==> flow/design.v <==
module cla(
		input  [3:0] A, B,
		input  CIN,
		output COUT,
		output [3:0] S
	);
	wire [3:0] P, G; 
	assign P = A ^ B;
	assign G = A & B;
	wire [3:0] CARRY;
	assign CARRY[0] = G[0] | (P[0] & CIN);																															 
	assign CARRY[1] = G[1] | (P[1] & G[0]) | (P[1] & P[0] & CIN);																							 
	assign CARRY[2] = G[2] | (P[2] & G[1]) | (P[2] & P[1] & G[0]) | (P[2] & P[1] & P[0] & CIN);													 
	assign CARRY[3] = G[3] | (P[3] & G[2]) | (P[3] & P[2] & G[1]) | (P[3] & P[2] & P[1] & G[0]) | (P[3] & P[2] & P[1] & P[0] & CIN);  
	assign COUT  = CARRY[3];
	assign S = P ^ {CARRY[2:0], CIN};
endmodule 
module cla_add(
		input  [23:0] A,B,
		input   CIN,
		output [23:0] OUT,
		output  OF
	);
	wire COUT0, COUT1, COUT2, COUT3, COUT4,COUT5;
	cla claalu_0(.A(A[ 3: 0]), .B(B[ 3: 0]^{4{CIN}}), .CIN(CIN),   .COUT(COUT0), .S(OUT[3:0]));
	cla claalu_1(.A(A[ 7: 4]), .B(B[ 7: 4]^{4{CIN}}), .CIN(COUT0), .COUT(COUT1), .S(OUT[7:4]));
	cla claalu_2(.A(A[11: 8]), .B(B[11: 8]^{4{CIN}}), .CIN(COUT1), .COUT(COUT2), .S(OUT[11:8]));
	cla claalu_3(.A(A[15:12]), .B(B[15:12]^{4{CIN}}), .CIN(COUT2), .COUT(COUT3), .S(OUT[15:12]));
	cla claalu_4(.A(A[19:16]),	.B(B[19:16]^{4{CIN}}), .CIN(COUT3), .COUT(COUT4), .S(OUT[19:16]));
	cla claalu_5(.A(A[23:20]),	.B(B[23:20]^{4{CIN}}), .CIN(COUT4), .COUT(COUT5), .S(OUT[23:20]));
	assign OF = COUT5;
endmodule 
module twos_cla(
		input  [3:0] B,
		input  CIN, 
		output COUT,
		output [3:0] S
	);
	wire [3:0] CARRY;
	assign CARRY[0] = (B[0] & CIN);								 
	assign CARRY[1] = (B[1] & B[0] & CIN);						 
	assign CARRY[2] = (B[2] & B[1] & B[0] & CIN);			 
	assign CARRY[3] = (B[3] & B[2] & B[1] & B[0] & CIN);	 
	assign COUT  = CARRY[3];
	assign S = (B ^ {CARRY[2:0], CIN});
endmodule 
module twoscomp(
		input  [23:0] B,
		output [23:0] OUT
	);
	wire COUT0, COUT1, COUT2, COUT3, COUT4;
	twos_cla t0(.B(~B[ 3: 0]), .CIN(1'b1),   .COUT(COUT0), .S(OUT[3:0]));
	twos_cla t1(.B(~B[ 7: 4]), .CIN(COUT0),  .COUT(COUT1), .S(OUT[7:4]));
	twos_cla t2(.B(~B[11: 8]), .CIN(COUT1),  .COUT(COUT2), .S(OUT[11:8]));
	twos_cla t3(.B(~B[15:12]), .CIN(COUT2),  .COUT(COUT3), .S(OUT[15:12]));
	twos_cla t4(.B(~B[19:16]), .CIN(COUT3),  .COUT(COUT4), .S(OUT[19:16]));
	twos_cla t5(.B(~B[23:20]), .CIN(COUT4),  .COUT(),      .S(OUT[23:20]));
endmodule 
module shifter(
		input  [23:0] IN,
		input  [7:0]  BY,
		input  NEG,				 
		output reg [23:0] OUT
	);
	wire COUT_INT;
	wire [7:0] BY_COMPL;
	twos_cla t_shft0(
		.B(~BY[3:0]), 
		.CIN(1'b1),   
		.COUT(COUT_INT), 
		.S(BY_COMPL[3:0])
	);
	twos_cla t_shft1(
		.B(~BY[7:4]), 
		.CIN(COUT_INT),   
		.COUT(), 
		.S(BY_COMPL[7:4])
	);
	always@(*) begin
		if (NEG == 1'b0) begin	 
			OUT = IN >> BY;
		end else begin					 
			OUT = IN >> BY_COMPL;
		end
	end
endmodule 
module normal(
			input  [23:0] IN,
			input  INOF,
			output reg [22:0] OUT,
			output reg [7:0] COUNT,
			output reg ZEROFLAG
	);
	always@(*) begin
		if (INOF == 1'b1) begin
			OUT   <= IN[23:1];	COUNT <= 8'b1;	  ZEROFLAG <= 1'b0;
		end else begin
			casez (IN)			
				24'b1???????????????????????:
					begin
						OUT <= IN[22:0];	COUNT <= 8'd0;  ZEROFLAG <= 1'b0;
					end 
				24'b01??????????????????????:
					begin
						OUT <= {IN[21:0], 1'b0};  COUNT <= -8'd1;  ZEROFLAG <= 1'b0;
					end
				24'b001?????????????????????:
					begin
						OUT <= {IN[20:0], 2'b0};  COUNT <= -8'd2;  ZEROFLAG <= 1'b0;
					end 
				24'b0001????????????????????:
					begin
						OUT <= {IN[19:0], 3'b0};  COUNT <= -8'd3;  ZEROFLAG <= 1'b0;
					end 
				24'b00001???????????????????:
					begin
						OUT <= {IN[18:0], 4'b0};  COUNT <= -8'd4;  ZEROFLAG <= 1'b0;
					end 
				24'b000001??????????????????:
					begin
						OUT <= {IN[17:0], 5'b0};  COUNT <= -8'd5;  ZEROFLAG <= 1'b0;
					end 
				24'b0000001?????????????????:
					begin
						OUT <= {IN[16:0], 6'b0};  COUNT <= -8'd6;  ZEROFLAG <= 1'b0;
					end 
				24'b00000001????????????????:
					begin
						OUT <= {IN[15:0], 7'b0};  COUNT <= -8'd7;  ZEROFLAG <= 1'b0;
					end 
				24'b000000001???????????????:
					begin
						OUT <= {IN[14:0], 8'b0};  COUNT <= -8'd8;  ZEROFLAG <= 1'b0;
					end 
				24'b0000000001??????????????:
					begin
						OUT <= {IN[13:0], 9'b0};  COUNT <= -8'd9;  ZEROFLAG <= 1'b0;
					end 
				24'b00000000001?????????????:
					begin
						OUT <= {IN[12:0], 10'b0};  COUNT <= -8'd10;  ZEROFLAG <= 1'b0;
					end 
				24'b000000000001????????????:
					begin
						OUT <= {IN[11:0], 11'b0};  COUNT <= -8'd11;  ZEROFLAG <= 1'b0;
					end 
				24'b0000000000001???????????:
					begin
						OUT <= {IN[10:0], 12'b0};  COUNT <= -8'd12;  ZEROFLAG <= 1'b0;
					end 
				24'b00000000000001??????????:
					begin
						OUT <= {IN[9:0], 13'b0};  COUNT <= -8'd13;  ZEROFLAG <= 1'b0;
					end 
				24'b000000000000001?????????:
					begin
						OUT <= {IN[8:0], 14'b0};  COUNT <= -8'd14;  ZEROFLAG <= 1'b0;
					end 
				24'b0000000000000001????????:
					begin
						OUT <= {IN[7:0], 15'b0};  COUNT <= -8'd15;  ZEROFLAG <= 1'b0;
					end 
				24'b00000000000000001???????:
					begin
						OUT <= {IN[6:0], 16'b0};  COUNT <= -8'd16;  ZEROFLAG <= 1'b0;
					end 
				24'b000000000000000001??????:
					begin
						OUT <= {IN[5:0], 17'b0};  COUNT <= -8'd17;  ZEROFLAG <= 1'b0;
					end 
				24'b0000000000000000001?????:
					begin
						OUT <= {IN[4:0], 18'b0};  COUNT <= -8'd18;  ZEROFLAG <= 1'b0;
					end 
				24'b00000000000000000001????:
					begin
						OUT <= {IN[3:0], 19'b0};  COUNT <= -8'd19;  ZEROFLAG <= 1'b0;
					end 
				24'b000000000000000000001???:
					begin
						OUT <= {IN[2:0], 20'b0};  COUNT <= -8'd20;  ZEROFLAG <= 1'b0;
					end 
				24'b0000000000000000000001??:
					begin
						OUT <= {IN[1:0], 21'b0};  COUNT <= -8'd21;  ZEROFLAG <= 1'b0;
					end 
				24'b00000000000000000000001?:
					begin
						OUT <= {IN[0], 22'b0};  COUNT <= -8'd22;  ZEROFLAG <= 1'b0;
					end
				24'b000000000000000000000001:
					begin
						OUT <= {23'b0};  COUNT <= -8'd23;  ZEROFLAG <= 1'b0;
					end
				default:
					begin
						OUT <= {23'b0};  COUNT <= -8'd24;  ZEROFLAG <= 1'b1;
					end 
			endcase
		end
	end
endmodule 
module alu(
		input  FPUCLK,
		input  [31:0] A, B,
		input  [2:0]  CTRL,
		output reg [31:0] OUT
	);
	reg [23:0] APP0, APP1, BPP0, BPP1, RESM;	 
	reg [31:0] OUT0;
	reg ASIGN0, ASIGN1, BSIGN0, BSIGN1, SIGN, OF0;
	reg [2:0]  CTRL1, CTRL2, CTRL3;
	reg [7:0] EXPONENT;
	reg  EXPCIN;				 
	wire [7:0] EXPDIF_w;		 
	wire COUT_EX, COUT_EX1;
	reg [7:0]  EXPCARRY0, EXPCARRY1;						 
	reg  EXPZFLAG0, EXPZFLAG1, EXPZFLAG2;
	cla claexp_0(.A(A[26:23]), .B(B[26:23]^{4{EXPCIN}}), .CIN(EXPCIN),  .COUT(COUT_EX), .S(EXPDIF_w[3:0]));	
	cla claexp_1(.A(A[30:27]),	.B(B[30:27]^{4{EXPCIN}}), .CIN(COUT_EX), .COUT(COUT_EX1), .S(EXPDIF_w[7:4]));
	reg [7:0] EXPDIF0;
	reg EXPLT0;					 
	reg [7:0] AEXP0, BEXP0;		 
	reg [23:0] TBSHIFTED;
	wire [23:0] SHIFTOUT_w;
	shifter shift_0(.IN(TBSHIFTED), .BY(EXPDIF0), .NEG(EXPLT0), .OUT(SHIFTOUT_w));
	reg  [23:0] A_ALUIN, B_ALUIN;
	wire [23:0] ALUOUT;
	reg ALUCIN;
	wire OVERFLOW;
	cla_add cla_add0(
		.A(A_ALUIN),
		.B(B_ALUIN),
		.CIN(ALUCIN),
		.OUT(ALUOUT),
		.OF(OVERFLOW)
	);
	wire [23:0] TWOSOUT;
	twoscomp twosconv0(
		.B(ALUOUT),
		.OUT(TWOSOUT)
	);
	wire [22:0] NORMOUT;
	wire NORMFLAG, NORMZERO;
	wire [7:0] NORM_SHIFT;
	normal normalize0(
		.IN(RESM),
		.INOF(OF0),
		.OUT(NORMOUT),
		.COUNT(NORM_SHIFT),
		.ZEROFLAG(NORMZERO)
	);
	wire COUT_SRES;
	wire [7:0] EXPSRES;
	cla clasresexp_0(.A(EXPCARRY1[3:0]),	.B(NORM_SHIFT[3:0]), .CIN(1'b0),      .COUT(COUT_SRES), .S(EXPSRES[3:0]));
	cla clasresexp_1(.A(EXPCARRY1[7:4]),	.B(NORM_SHIFT[7:4]), .CIN(COUT_SRES), .COUT(),          .S(EXPSRES[7:4]));
	parameter ADD = 3'b000, SUB = 3'b001;
	always@(*) begin
		if (CTRL == ADD | CTRL == SUB) begin
			EXPCIN <= 1'b1;
		end else begin
			EXPCIN <= 1'b0;
		end
		if (CTRL1 == ADD | CTRL1 == SUB) begin			
			if (EXPLT0 == 1'b0) begin			 
				TBSHIFTED <= BPP0;
			end else begin								 
				TBSHIFTED <= APP0;		
			end
		end else begin
			TBSHIFTED <= 24'bX;
		end
		if (CTRL2 == ADD) begin		
			if (((ASIGN1 == 1'b0) & (BSIGN1 == 1'b0)) | ((ASIGN1 == 1'b1) & (BSIGN1 == 1'b1))) begin 	 
				A_ALUIN <= APP1;
				B_ALUIN <= BPP1;
				ALUCIN  <= 1'b0;
			end else if ((ASIGN1 == 1'b0) & (BSIGN1 == 1'b1)) begin
				A_ALUIN <= APP1;	 
				B_ALUIN <= BPP1;
				ALUCIN  <= 1'b1;
			end else if ((ASIGN1 == 1'b1) & (BSIGN1 == 1'b0)) begin
				A_ALUIN <= BPP1;	 
				B_ALUIN <= APP1;
				ALUCIN  <= 1'b1;				
			end else begin
				A_ALUIN <= 24'bX;
				B_ALUIN <= 24'bX;
				ALUCIN  <= 1'bX;
			end			
		end else if (CTRL2 == SUB) begin
			if (((ASIGN1 == 1'b0) & (BSIGN1 == 1'b1)) | ((ASIGN1 == 1'b1) & (BSIGN1 == 1'b0))) begin 	 
				A_ALUIN <= APP1;
				B_ALUIN <= BPP1;
				ALUCIN  <= 1'b0;				
			end else if ((ASIGN1 == 1'b0) & (BSIGN1 == 1'b0)) begin
				A_ALUIN <= APP1;	 
				B_ALUIN <= BPP1;
				ALUCIN  <= 1'b1;				
			end else if ((ASIGN1 == 1'b1) & (BSIGN1 == 1'b1)) begin
				A_ALUIN <= BPP1;	 
				B_ALUIN <= APP1;
				ALUCIN  <= 1'b1;
			end else begin
				A_ALUIN <= 24'bX;
				B_ALUIN <= 24'bX;
				ALUCIN  <= 1'bX;
			end	
		end else begin
			A_ALUIN <= 24'bX;
			B_ALUIN <= 24'bX;
			ALUCIN  <= 1'bX;
		end
		if ((CTRL3 == ADD)|(CTRL3 == SUB)) begin
			if ((EXPZFLAG2 == 1'b1) & (NORMZERO == 1'b1)) begin
				EXPONENT <= 8'b0;
			end else begin
				EXPONENT <= EXPSRES;
			end
		end else begin
			EXPONENT <= EXPSRES;			 
		end
	end
	always@(posedge FPUCLK) begin		
		if (CTRL == ADD | CTRL == SUB) begin
			APP0    <= {1'b1,A[22:0]};
			BPP0    <= {1'b1,B[22:0]};
			ASIGN0  <= A[31];
			BSIGN0  <= B[31];
			EXPDIF0 <= EXPDIF_w;
			EXPLT0  <= ~COUT_EX1;
			AEXP0   <= A[30:23];
			BEXP0   <= B[30:23];
			CTRL1	  <= CTRL;
			if (EXPDIF_w == 8'b0) begin
				EXPZFLAG0 <= 1'b1;
			end else begin
				EXPZFLAG0 <= 1'b0;
			end
		end
		if (CTRL1 == ADD | CTRL1 == SUB) begin
			EXPZFLAG1 <= EXPZFLAG0;
			CTRL2  <= CTRL1;					
			ASIGN1 <= ASIGN0;
			BSIGN1 <= BSIGN0;
			if (EXPLT0 == 1'b0) begin			 
				APP1      <= APP0;
				BPP1      <= SHIFTOUT_w;
				EXPCARRY0  <= AEXP0; 
			end else begin									 
				APP1  	 <= SHIFTOUT_w;
				BPP1      <= BPP0;
				EXPCARRY0  <= BEXP0;					
			end
		end
		if (CTRL2 == ADD) begin
			EXPZFLAG2 <= EXPZFLAG1;
			CTRL3 <= CTRL2;
			if (((ASIGN1 == 1'b0) & (BSIGN1 == 1'b0)) | ((ASIGN1 == 1'b1) & (BSIGN1 == 1'b1))) begin 	 
				RESM <= ALUOUT;
				OF0  <= OVERFLOW;
				EXPCARRY1 <= EXPCARRY0;
				SIGN <= ASIGN1;
			end else if ((ASIGN1 == 1'b0) & (BSIGN1 == 1'b1)) begin
				if (OVERFLOW == 1'b0) begin
					RESM <= TWOSOUT;
				end else begin
					RESM <= ALUOUT;
				end
				OF0 <= 1'b0;
				EXPCARRY1 <= EXPCARRY0;
				SIGN <= ~OVERFLOW;
			end else if ((ASIGN1 == 1'b1) & (BSIGN1 == 1'b0)) begin
				if (OVERFLOW == 1'b0) begin
					RESM <= TWOSOUT;
				end else begin
					RESM <= ALUOUT;
				end
				OF0 <= 1'b0;
				EXPCARRY1 <= EXPCARRY0;
				SIGN <= ~OVERFLOW;
			end
		end else if (CTRL2 == SUB) begin
			CTRL3 <= CTRL2;
			EXPZFLAG2 <= EXPZFLAG1;
			if (((ASIGN1 == 1'b0) & (BSIGN1 == 1'b1)) | ((ASIGN1 == 1'b1) & (BSIGN1 == 1'b0))) begin 	 
				RESM <= ALUOUT;
				OF0 <= OVERFLOW;
				EXPCARRY1 <= EXPCARRY0;
				SIGN <= ASIGN1;
			end else if ((ASIGN1 == 1'b0) & (BSIGN1 == 1'b0)) begin
				if (OVERFLOW == 1'b0) begin
					RESM <= TWOSOUT;
				end else begin
					RESM <= ALUOUT;
				end
				OF0 <= 1'b0;
				EXPCARRY1 <= EXPCARRY0;
				SIGN <= ~OVERFLOW;
			end else if ((ASIGN1 == 1'b1) & (BSIGN1 == 1'b1)) begin
				if (OVERFLOW == 1'b0) begin
					RESM <= TWOSOUT;
				end else begin
					RESM <= ALUOUT;
				end
				OF0 <= 1'b0;
				EXPCARRY1 <= EXPCARRY0;
				SIGN <= ~OVERFLOW;
			end
		end
		if ((CTRL3 == ADD)|(CTRL3 == SUB)) begin
			OUT <= {SIGN, EXPONENT, NORMOUT};
		end
	end
endmodule 
# From RTL to reports: alu
# Each step is given for the RTL above and for the edited RTL.
# Lines under "before" count in the file above, lines under "after" in the edited file.
# "delta": "after" minus "before" as printed here. "change_rel_pct": 100 x difference / "before".
# Operators carry their Yosys type and port widths (W data, S select, Z words).
# Cell names lack the library's common part.
# A cell with - has no value.
[setup]
design = "alu"
clk_port = "FPUCLK"
lib = "sky130hd"
corner = "tt_025C_1v80"

# Edit of the RTL
# Unified diff, file above to edited file.
# This change comes from a script, not from a designer. The edited design behaves differently; no optimisation was intended.
# begin of diff
@@ -112,8 +112,4 @@
 					begin
 						OUT <= {IN[19:0], 3'b0};  COUNT <= -8'd3;  ZEROFLAG <= 1'b0;
-					end 
-				24'b00001???????????????????:
-					begin
-						OUT <= {IN[18:0], 4'b0};  COUNT <= -8'd4;  ZEROFLAG <= 1'b0;
 					end 
 				24'b000001??????????????????:
# end of diff

# After elaboration
# Source: Yosys, flattened and elaborated, memories not mapped. Widths are those after wreduce. Registers that Yosys merges into a memory's read port (data or address) are not register bits. Print and check cells do not count.
[word_totals]
columns = ["item", "before", "after", "delta", "change_rel_pct"]
rows = [
  ["word_cells", 511, 510, -1, -0.20],
  ["clocked_rd_ports_x_width", 0, 0, 0, "-"],
  ["n_memories", 0, 0, 0, "-"],
  ["latchBits", 0, 0, 0, "-"],
  ["out_inout_bits", 32, 32, 0, 0.00],
  ["romBits", 0, 0, 0, "-"],
  ["reg_bits", 209, 209, 0, 0.00],
  ["ramBits", 0, 0, 0, "-"],
  ["input_bits", 68, 68, 0, 0.00],
]
[op_classes]
columns = ["item", "before", "after", "delta", "change_rel_pct"]
rows = [
  ["mux", 75, 75, 0, 0.00],
  ["shift", 2, 2, 0, 0.00],
  ["n_logic", 370, 370, 0, 0.00],
  ["div", 0, 0, 0, "-"],
  ["eq_ne", 28, 27, -1, -3.57],
  ["n_mul", 0, 0, 0, "-"],
  ["n_reduce_logical", 9, 9, 0, 0.00],
  ["n_cmp", 0, 0, 0, "-"],
  ["n_addsub", 0, 0, 0, "-"],
]
[ops]
columns = ["op", "before", "after", "delta", "change_rel_pct"]
rows = [
  ["$eq A5 B1 Y1 const B", 1, 0, -1, -100.00],
  ["$pmux W23 S23", 1, 0, -1, -100.00],
  ["$pmux W8 S24", 1, 0, -1, -100.00],
  ["$reduce_or A24 Y1", 1, 0, -1, -100.00],
  ["$pmux W23 S22", 0, 1, 1, "-"],
  ["$pmux W8 S23", 0, 1, 1, "-"],
  ["$reduce_or A23 Y1", 0, 1, 1, "-"],
  ["$and A1 B1 Y1", 215, 215, 0, 0.00],
  ["$or A1 B1 Y1", 97, 97, 0, 0.00],
  ["$xor A4 B4 Y4", 36, 36, 0, 0.00],
  ["$mux W1", 30, 30, 0, 0.00],
  ["$mux W24", 27, 27, 0, 0.00],
  ["$mux W8", 10, 10, 0, 0.00],
  ["$and A4 B4 Y4", 9, 9, 0, 0.00],
  ["$not A4 Y4", 8, 8, 0, 0.00],
  ["$eq A3 B1 Y1 const B", 5, 5, 0, 0.00],
  ["$logic_not A3 Y1", 4, 4, 0, 0.00],
  ["$mux W23", 4, 4, 0, 0.00],
  ["$not A1 Y1", 4, 4, 0, 0.00],
  ["$mux W3", 2, 2, 0, 0.00],
  ["$shr A24 B8 Y24", 2, 2, 0, 0.00],
  ["$and A3 B3 Y3", 1, 1, 0, 0.00],
  ["$eq A10 B1 Y1 const B", 1, 1, 0, 0.00],
  ["$eq A11 B1 Y1 const B", 1, 1, 0, 0.00],
  ["$eq A12 B1 Y1 const B", 1, 1, 0, 0.00],
  ["$eq A13 B1 Y1 const B", 1, 1, 0, 0.00],
  ["$eq A14 B1 Y1 const B", 1, 1, 0, 0.00],
  ["$eq A15 B1 Y1 const B", 1, 1, 0, 0.00],
]
# Not every row of either side is listed.

# Depth
# Longest topological path by Yosys (ltp), each cell counted once; first at word level (registers and memories cut), then after technology mapping (sequential cells cut; the memories' decode and read muxes count).
[logic_depth]
columns = ["item", "before", "after", "delta", "change_rel_pct"]
rows = [
  ["ltp_word", 35, 35, 0, 0.00],
  ["abc_area", "0", "0", "-", "-"],
  ["mapped_depth", 26, 27, 1, 3.85],
  ["mapped_depth_nobuf", 23, 23, 0, 0.00],
]

# After synthesis
# Source: synth_stat.txt of the flow (Yosys; design flattened, memories mapped). It holds for the ABC_AREA given above (unset counts as 0); a run with the other value may have another netlist.
[by_type]
columns = ["type", "before", "after", "delta", "change_rel_pct"]
rows = [
  ["mux2i_1", 18, 36, 18, 100.00],
  ["nor2_1", 123, 137, 14, 11.38],
  ["a21oi_1", 107, 95, -12, -11.21],
  ["a221o_1", 10, 22, 12, 120.00],
  ["o21ai_0", 85, 96, 11, 12.94],
  ["nand2_1", 190, 181, -9, -4.74],
  ["mux4_2", 15, 6, -9, -60.00],
  ["inv_1", 32, 40, 8, 25.00],
  ["clkbuf_1", 103, 109, 6, 5.83],
  ["a21o_1", 18, 12, -6, -33.33],
  ["mux2_2", 45, 40, -5, -11.11],
  ["nand3_1", 33, 28, -5, -15.15],
  ["a22oi_1", 22, 17, -5, -22.73],
  ["a22o_1", 26, 22, -4, -15.38],
  ["a222oi_1", 22, 18, -4, -18.18],
  ["and2_1", 12, 8, -4, -33.33],
  ["and3_1", 8, 4, -4, -50.00],
  ["o2111ai_1", 4, 8, 4, 100.00],
]
# Not every row of either side is listed.
[synth_totals]
columns = ["item", "before", "after", "delta", "change_rel_pct"]
rows = [
  ["mapped_area_um2", 14381.3, 14101.0, -280.3, -1.95],
  ["ff_cells", 208, 208, 0, 0.00],
  ["seqArea_um2", 6246.0, 6246.0, 0.0, 0.00],
  ["n_buf", 121, 122, 1, 0.83],
  ["mapped_cells", 1461, 1445, -16, -1.10],
]
# By module: a second synthesis without flattening, with its own total; a netlist apart from the flattened one above.
[unflattened]
columns = ["item", "before", "after", "delta", "change_rel_pct"]
rows = [
  ["hier_cells", 1346, 1316, -30, -2.23],
  ["area_unflattened_um2", 14858.0, 14791.7, -66.3, -0.45],
]
# Each row is one instance without its submodules.
[modules_before]
columns = ["module", "area_um2", "n_inst", "n_cells", "seq_area_um2"]
rows = [
  ["alu", 8328.0, 1, 420, 6246.0],
  ["normal", 2907.8, 1, 496, 0.0],
  ["shifter", 1442.6, 1, 174, 0.0],
  ["cla", 136.4, 10, 14, 0.0],
  ["twos_cla", 57.6, 8, 8, 0.0],
  ["cla_add", 261.5, 1, 27, 0.0],
  ["twoscomp", 93.8, 1, 25, 0.0],
]
[modules_after]
columns = ["module", "area_um2", "n_inst", "n_cells", "seq_area_um2"]
rows = [
  ["alu", 8328.0, 1, 420, 6246.0],
  ["normal", 2841.5, 1, 466, 0.0],
  ["shifter", 1442.6, 1, 174, 0.0],
  ["cla", 136.4, 10, 14, 0.0],
  ["twos_cla", 57.6, 8, 8, 0.0],
  ["cla_add", 261.5, 1, 27, 0.0],
  ["twoscomp", 93.8, 1, 25, 0.0],
]

# Worst setup path after synthesis
# Source: OpenSTA report_checks on the synthesized netlist (no wires, ideal clock, input and output delay 20% of the period each), path of least setup slack; recovery checks are left aside. Register names are those of the netlist, which keeps one name where synthesis merged equal registers.
[synth_timing]
columns = ["item", "before", "after", "delta", "change_rel_pct"]
rows = [
  ["path_kind", "input-to-reg", "input-to-reg", "-", "-"],
  ["start", "input port CTRL[1]", "input port CTRL[1]", "-", "-"],
  ["end", "register EXPZFLAG0", "register EXPZFLAG0", "-", "-"],
  ["t_arrival_ps", 7565, 7487, -78, -1.03],
  ["in_delay_ps", 1100, 1100, 0, 0.00],
  ["path_buffers", 0, 0, 0, "-"],
  ["stages", 13, 13, 0, 0.00],
  ["t_first_pin_ps", 1100, 1100, 0, 0.00],
  ["path_delay_ps", 6632, 6544, -88, -1.33],
  ["setup_slack_ps", -2232, -2144, 88, "-"],
  ["setup_ps", 167, 157, -10, "-"],
  ["required_time_ps", 5333, 5343, 10, 0.19],
  ["tclk_ps", 5500, 5500, 0, 0.00],
  ["synth_period_reached_ps", 7732, 7644, -88, -1.14],
]
# "path_delay_ps" = arrival - input delay + setup time.
# "stages": output pins that drive a net of the path, with the launching flip-flop's if there is one; two outputs of one cell count as two.
# "synth_period_reached_ps" = period - worst setup slack (recovery checks aside). The figure is calculated, with input and output delays left at 20% of the set period.
[synth_between_before]
cell_sequence = "nor2_1 > xor2_1 > ha_1 > nor3b_1 > o21a_1 > o21a_1 > o21ai_0 > and2_1 > fa_1 > inv_1 > nor3_1 > or4b_2 > a211oi_1"
cone_cells = 55
classes_between = "eq/ne: 1; mux: 2; logic: 50; reduce/logical: 2"
[synth_lines_before]
columns = ["item", "line", "text"]
rows = [
  ["start, declared", 206, "input [2:0] CTRL,"],
  ["end, assigned", 336, "EXPZFLAG0 <= 1'b1;"],
  ["end, assigned", 338, "EXPZFLAG0 <= 1'b0;"],
  ["end, declared", 218, "reg EXPZFLAG0, EXPZFLAG1, EXPZFLAG2;"],
]
# before: No chain of elaborated cells between the ends is given.
# Nets of the timed path that keep an RTL name, with a line that drives or declares them; the list need not be complete.
[synth_named_nets_before]
columns = ["net", "line", "text"]
rows = [
  ["EXPDIF_w[4]", 16, "assign S = P ^ {CARRY[2:0], CIN};"],
]
[synth_between_after]
cell_sequence = "nor2_1 > xor2_1 > ha_1 > nor3b_1 > o21a_1 > o21a_1 > o21ai_0 > and2_1 > fa_1 > inv_1 > nor3_1 > or4b_2 > nor3_1"
cone_cells = 55
classes_between = "eq/ne: 1; mux: 2; logic: 50; reduce/logical: 2"
[synth_lines_after]
columns = ["item", "line", "text"]
rows = [
  ["start, declared", 202, "input [2:0] CTRL,"],
  ["end, assigned", 332, "EXPZFLAG0 <= 1'b1;"],
  ["end, assigned", 334, "EXPZFLAG0 <= 1'b0;"],
  ["end, declared", 214, "reg EXPZFLAG0, EXPZFLAG1, EXPZFLAG2;"],
]
# after: No chain of elaborated cells between the ends is given.
[synth_named_nets_after]
columns = ["net", "line", "text"]
rows = [
  ["EXPDIF_w[4]", 16, "assign S = P ^ {CARRY[2:0], CIN};"],
]

# Path in the finished layout
# Path of least setup slack in the final report of each run of pair A (OpenROAD, finished layout, wires in). Where an end is a register, its clock arrival counts in the times.
# The path's times are printed in steps of 10 ps; the period is the one set.
[layout_timing]
columns = ["item", "before", "after", "delta", "change_rel_pct"]
rows = [
  ["path_kind", "reg-to-reg", "reg-to-reg", "-", "-"],
  ["start", "register ASIGN1", "register ASIGN1", "-", "-"],
  ["end", "register RESM[23]", "register RESM[23]", "-", "-"],
  ["t_arrival_ps", 5500, 5520, 20, 0.36],
  ["tclk_ps", 5380, 5380, 0, 0.00],
  ["t_first_pin_ps", 540, 540, 0, 0.00],
  ["setup_slack_ps", 170, 130, -40, "-"],
  ["setup_ps", 260, 260, 0, "-"],
  ["stages", 22, 23, 1, 4.55],
  ["required_time_ps", 5670, 5650, -20, -0.35],
  ["path_buffers", 2, 4, 2, 100.00],
]
# The rows between start and end are the longest chain of elaborated cells between them; the timing report does not say that the signal goes this way. Where chains are equally long, one stands for them.
# Each line given opens the expression or statement behind the cell; cells for indexed reads and writes are added by Yosys, which also makes memories of some case tables.
# At most two assigning lines are given for a register; there are more.
# before: Ways into the end's enable are left out, as the timed path ends at the data pin.
[layout_between_before]
cell_sequence = "edfxtp_1 > inv_2 > ha_4 > buf_6 > a31oi_4 > buf_12 > mux2_2 > ha_1 > a21o_1 > a221oi_4 > a21oi_2 > nor2_2 > o21ai_1 > a21o_1 > a21o_1 > fa_1 > xnor2_2 > nand2_1 > nor2_1 > o2111ai_2 > and2_1 > or4_1"
elab_chain_cells = 35
cone_cells = 249
classes_between = "mux: 33; logic: 216"
[layout_lines_before]
columns = ["item", "line", "text"]
rows = [
  ["start, declared", 211, "reg ASIGN0, ASIGN1, BSIGN0, BSIGN1, SIGN, OF0;"],
  ["start, assigned", 344, "ASIGN1 <= ASIGN0;"],
  ["$and A1 B1 Y1", 300, "end else if ((ASIGN1 == 1'b1) & (BSIGN1 == 1'b1)) begin"],
  ["$mux W24", 300, ""],
  ["$mux W24", 296, "end else if ((ASIGN1 == 1'b0) & (BSIGN1 == 1'b0)) begin"],
  ["$mux W24", 292, "if (((ASIGN1 == 1'b0) & (BSIGN1 == 1'b1)) | ((ASIGN1 == 1'b1) & (BSIGN1 == 1'b0))) begin"],
  ["$mux W24", 291, "end else if (CTRL2 == SUB) begin"],
  ["$mux W24", 273, "if (CTRL2 == ADD) begin"],
  ["$xor A4 B4 Y4", 25, "cla claalu_0(.A(A[ 3: 0]), .B(B[ 3: 0]^{4{CIN}}), .CIN(CIN), .COUT(COUT0), .S(OUT[3:0]));"],
  ["(+21 left out)", "-", ""],
  ["$xor A4 B4 Y4", 45, "assign S = (B ^ {CARRY[2:0], CIN});"],
  ["$mux W24", 401, "if (OVERFLOW == 1'b0) begin"],
  ["$mux W24", 400, "end else if ((ASIGN1 == 1'b1) & (BSIGN1 == 1'b1)) begin"],
  ["$mux W24", 391, "end else if ((ASIGN1 == 1'b0) & (BSIGN1 == 1'b0)) begin"],
  ["$mux W24", 386, "if (((ASIGN1 == 1'b0) & (BSIGN1 == 1'b1)) | ((ASIGN1 == 1'b1) & (BSIGN1 == 1'b0))) begin"],
  ["$mux W24", 383, "end else if (CTRL2 == SUB) begin"],
  ["$mux W24", 356, "if (CTRL2 == ADD) begin"],
  ["end, assigned", 360, "RESM <= ALUOUT;"],
  ["end, assigned", 366, "RESM <= TWOSOUT;"],
  ["end, declared", 209, "reg [23:0] APP0, APP1, BPP0, BPP1, RESM;"],
]
# after: Ways into the end's enable are left out, as the timed path ends at the data pin.
[layout_between_after]
cell_sequence = "edfxtp_1 > inv_2 > ha_4 > buf_4 > o31ai_4 > nand2_2 > buf_12 > o31ai_1 > ha_4 > buf_4 > nand4_1 > a31oi_1 > o21ai_1 > buf_4 > a21oi_1 > or3_4 > fa_2 > xor2_1 > nor2_1 > nand4b_1 > o41ai_4 > mux2_4 > o211ai_2"
elab_chain_cells = 35
cone_cells = 249
classes_between = "mux: 33; logic: 216"
[layout_lines_after]
columns = ["item", "line", "text"]
rows = [
  ["start, declared", 207, "reg ASIGN0, ASIGN1, BSIGN0, BSIGN1, SIGN, OF0;"],
  ["start, assigned", 340, "ASIGN1 <= ASIGN0;"],
  ["$and A1 B1 Y1", 296, "end else if ((ASIGN1 == 1'b1) & (BSIGN1 == 1'b1)) begin"],
  ["$mux W24", 296, ""],
  ["$mux W24", 292, "end else if ((ASIGN1 == 1'b0) & (BSIGN1 == 1'b0)) begin"],
  ["$mux W24", 288, "if (((ASIGN1 == 1'b0) & (BSIGN1 == 1'b1)) | ((ASIGN1 == 1'b1) & (BSIGN1 == 1'b0))) begin"],
  ["$mux W24", 287, "end else if (CTRL2 == SUB) begin"],
  ["$mux W24", 269, "if (CTRL2 == ADD) begin"],
  ["$xor A4 B4 Y4", 25, "cla claalu_0(.A(A[ 3: 0]), .B(B[ 3: 0]^{4{CIN}}), .CIN(CIN), .COUT(COUT0), .S(OUT[3:0]));"],
  ["(+21 left out)", "-", ""],
  ["$xor A4 B4 Y4", 45, "assign S = (B ^ {CARRY[2:0], CIN});"],
  ["$mux W24", 397, "if (OVERFLOW == 1'b0) begin"],
  ["$mux W24", 396, "end else if ((ASIGN1 == 1'b1) & (BSIGN1 == 1'b1)) begin"],
  ["$mux W24", 387, "end else if ((ASIGN1 == 1'b0) & (BSIGN1 == 1'b0)) begin"],
  ["$mux W24", 382, "if (((ASIGN1 == 1'b0) & (BSIGN1 == 1'b1)) | ((ASIGN1 == 1'b1) & (BSIGN1 == 1'b0))) begin"],
  ["$mux W24", 379, "end else if (CTRL2 == SUB) begin"],
  ["$mux W24", 352, "if (CTRL2 == ADD) begin"],
  ["end, assigned", 356, "RESM <= ALUOUT;"],
  ["end, assigned", 362, "RESM <= TWOSOUT;"],
  ["end, declared", 205, "reg [23:0] APP0, APP1, BPP0, BPP1, RESM;"],
]

# Measured runs
# Both versions went through the flow (Yosys, OpenROAD) with the same settings in each pair. Constraints: input delay and output delay 20% of the set period each, output load 0.01 pF.
[settings_pair_A]
period_ns = 5.38
CAP_MARGIN = 20
CORE_MARGIN = 2
CORE_UTILIZATION = 40
SLEW_MARGIN = 20
[measured_pair_A]
columns = ["item", "before", "after", "delta", "change_rel_pct"]
rows = [
  ["final_setup_ws_ps", 170, 126, -44, "-"],
  ["synthArea_um2", 14381.3, 14101.0, -280.3, -1.95],
  ["final_power_uw", 7670, 7390, -280, -3.65],
  ["layout_stdcell_area_um2", 17217.8, 16932.5, -285.3, -1.66],
  ["final_util_frac", 0.485, 0.489, 0.004, "-"],
  ["period_reached_ps", 5210, 5254, 44, 0.84],
  ["setupTns_ps", 0, 0, 0, "-"],
  ["design_die_area_um2", 37486.8, 36770.0, -716.8, -1.91],
  ["timing.hold.ws_ps", 417, 418, 1, "-"],
]
[settings_pair_B]
ABC_AREA = 1
CORE_ASPECT_RATIO = 0.65
CORE_MARGIN = 4
CORE_UTILIZATION = 20
GPL_ROUTABILITY_DRIVEN = 0
MAX_ROUTING_LAYER = "met5"
PLACE_DENSITY_LB_ADDON = 0.15
TNS_END_PERCENT = 60
period_ns = 8.82
CAP_MARGIN = 20
SLEW_MARGIN = 20
[measured_pair_B]
columns = ["item", "before", "after", "delta", "change_rel_pct"]
rows = [
  ["final_setup_ws_ps", 3541, 3534, -7, "-"],
  ["synthArea_um2", 14602.8, 14664.1, 61.3, 0.42],
  ["final_power_uw", 4475, 4622, 147, 3.28],
  ["layout_stdcell_area_um2", 17514.3, 17558.1, 43.8, 0.25],
  ["final_util_frac", 0.243, 0.244, 0.001, "-"],
  ["period_reached_ps", 5279, 5286, 7, 0.13],
  ["setupTns_ps", 0, 0, 0, "-"],
  ["design_die_area_um2", 77501.6, 77816.1, 314.5, 0.41],
  ["timing.hold.ws_ps", 415, 423, 8, "-"],
]
# "period_reached_ps" = clock period - worst setup slack. The figure is calculated, with input and output delays left at 20% of the set period.
# "final_power_uw" rests on the timing tool's default activity at the inputs, not on a simulated workload.
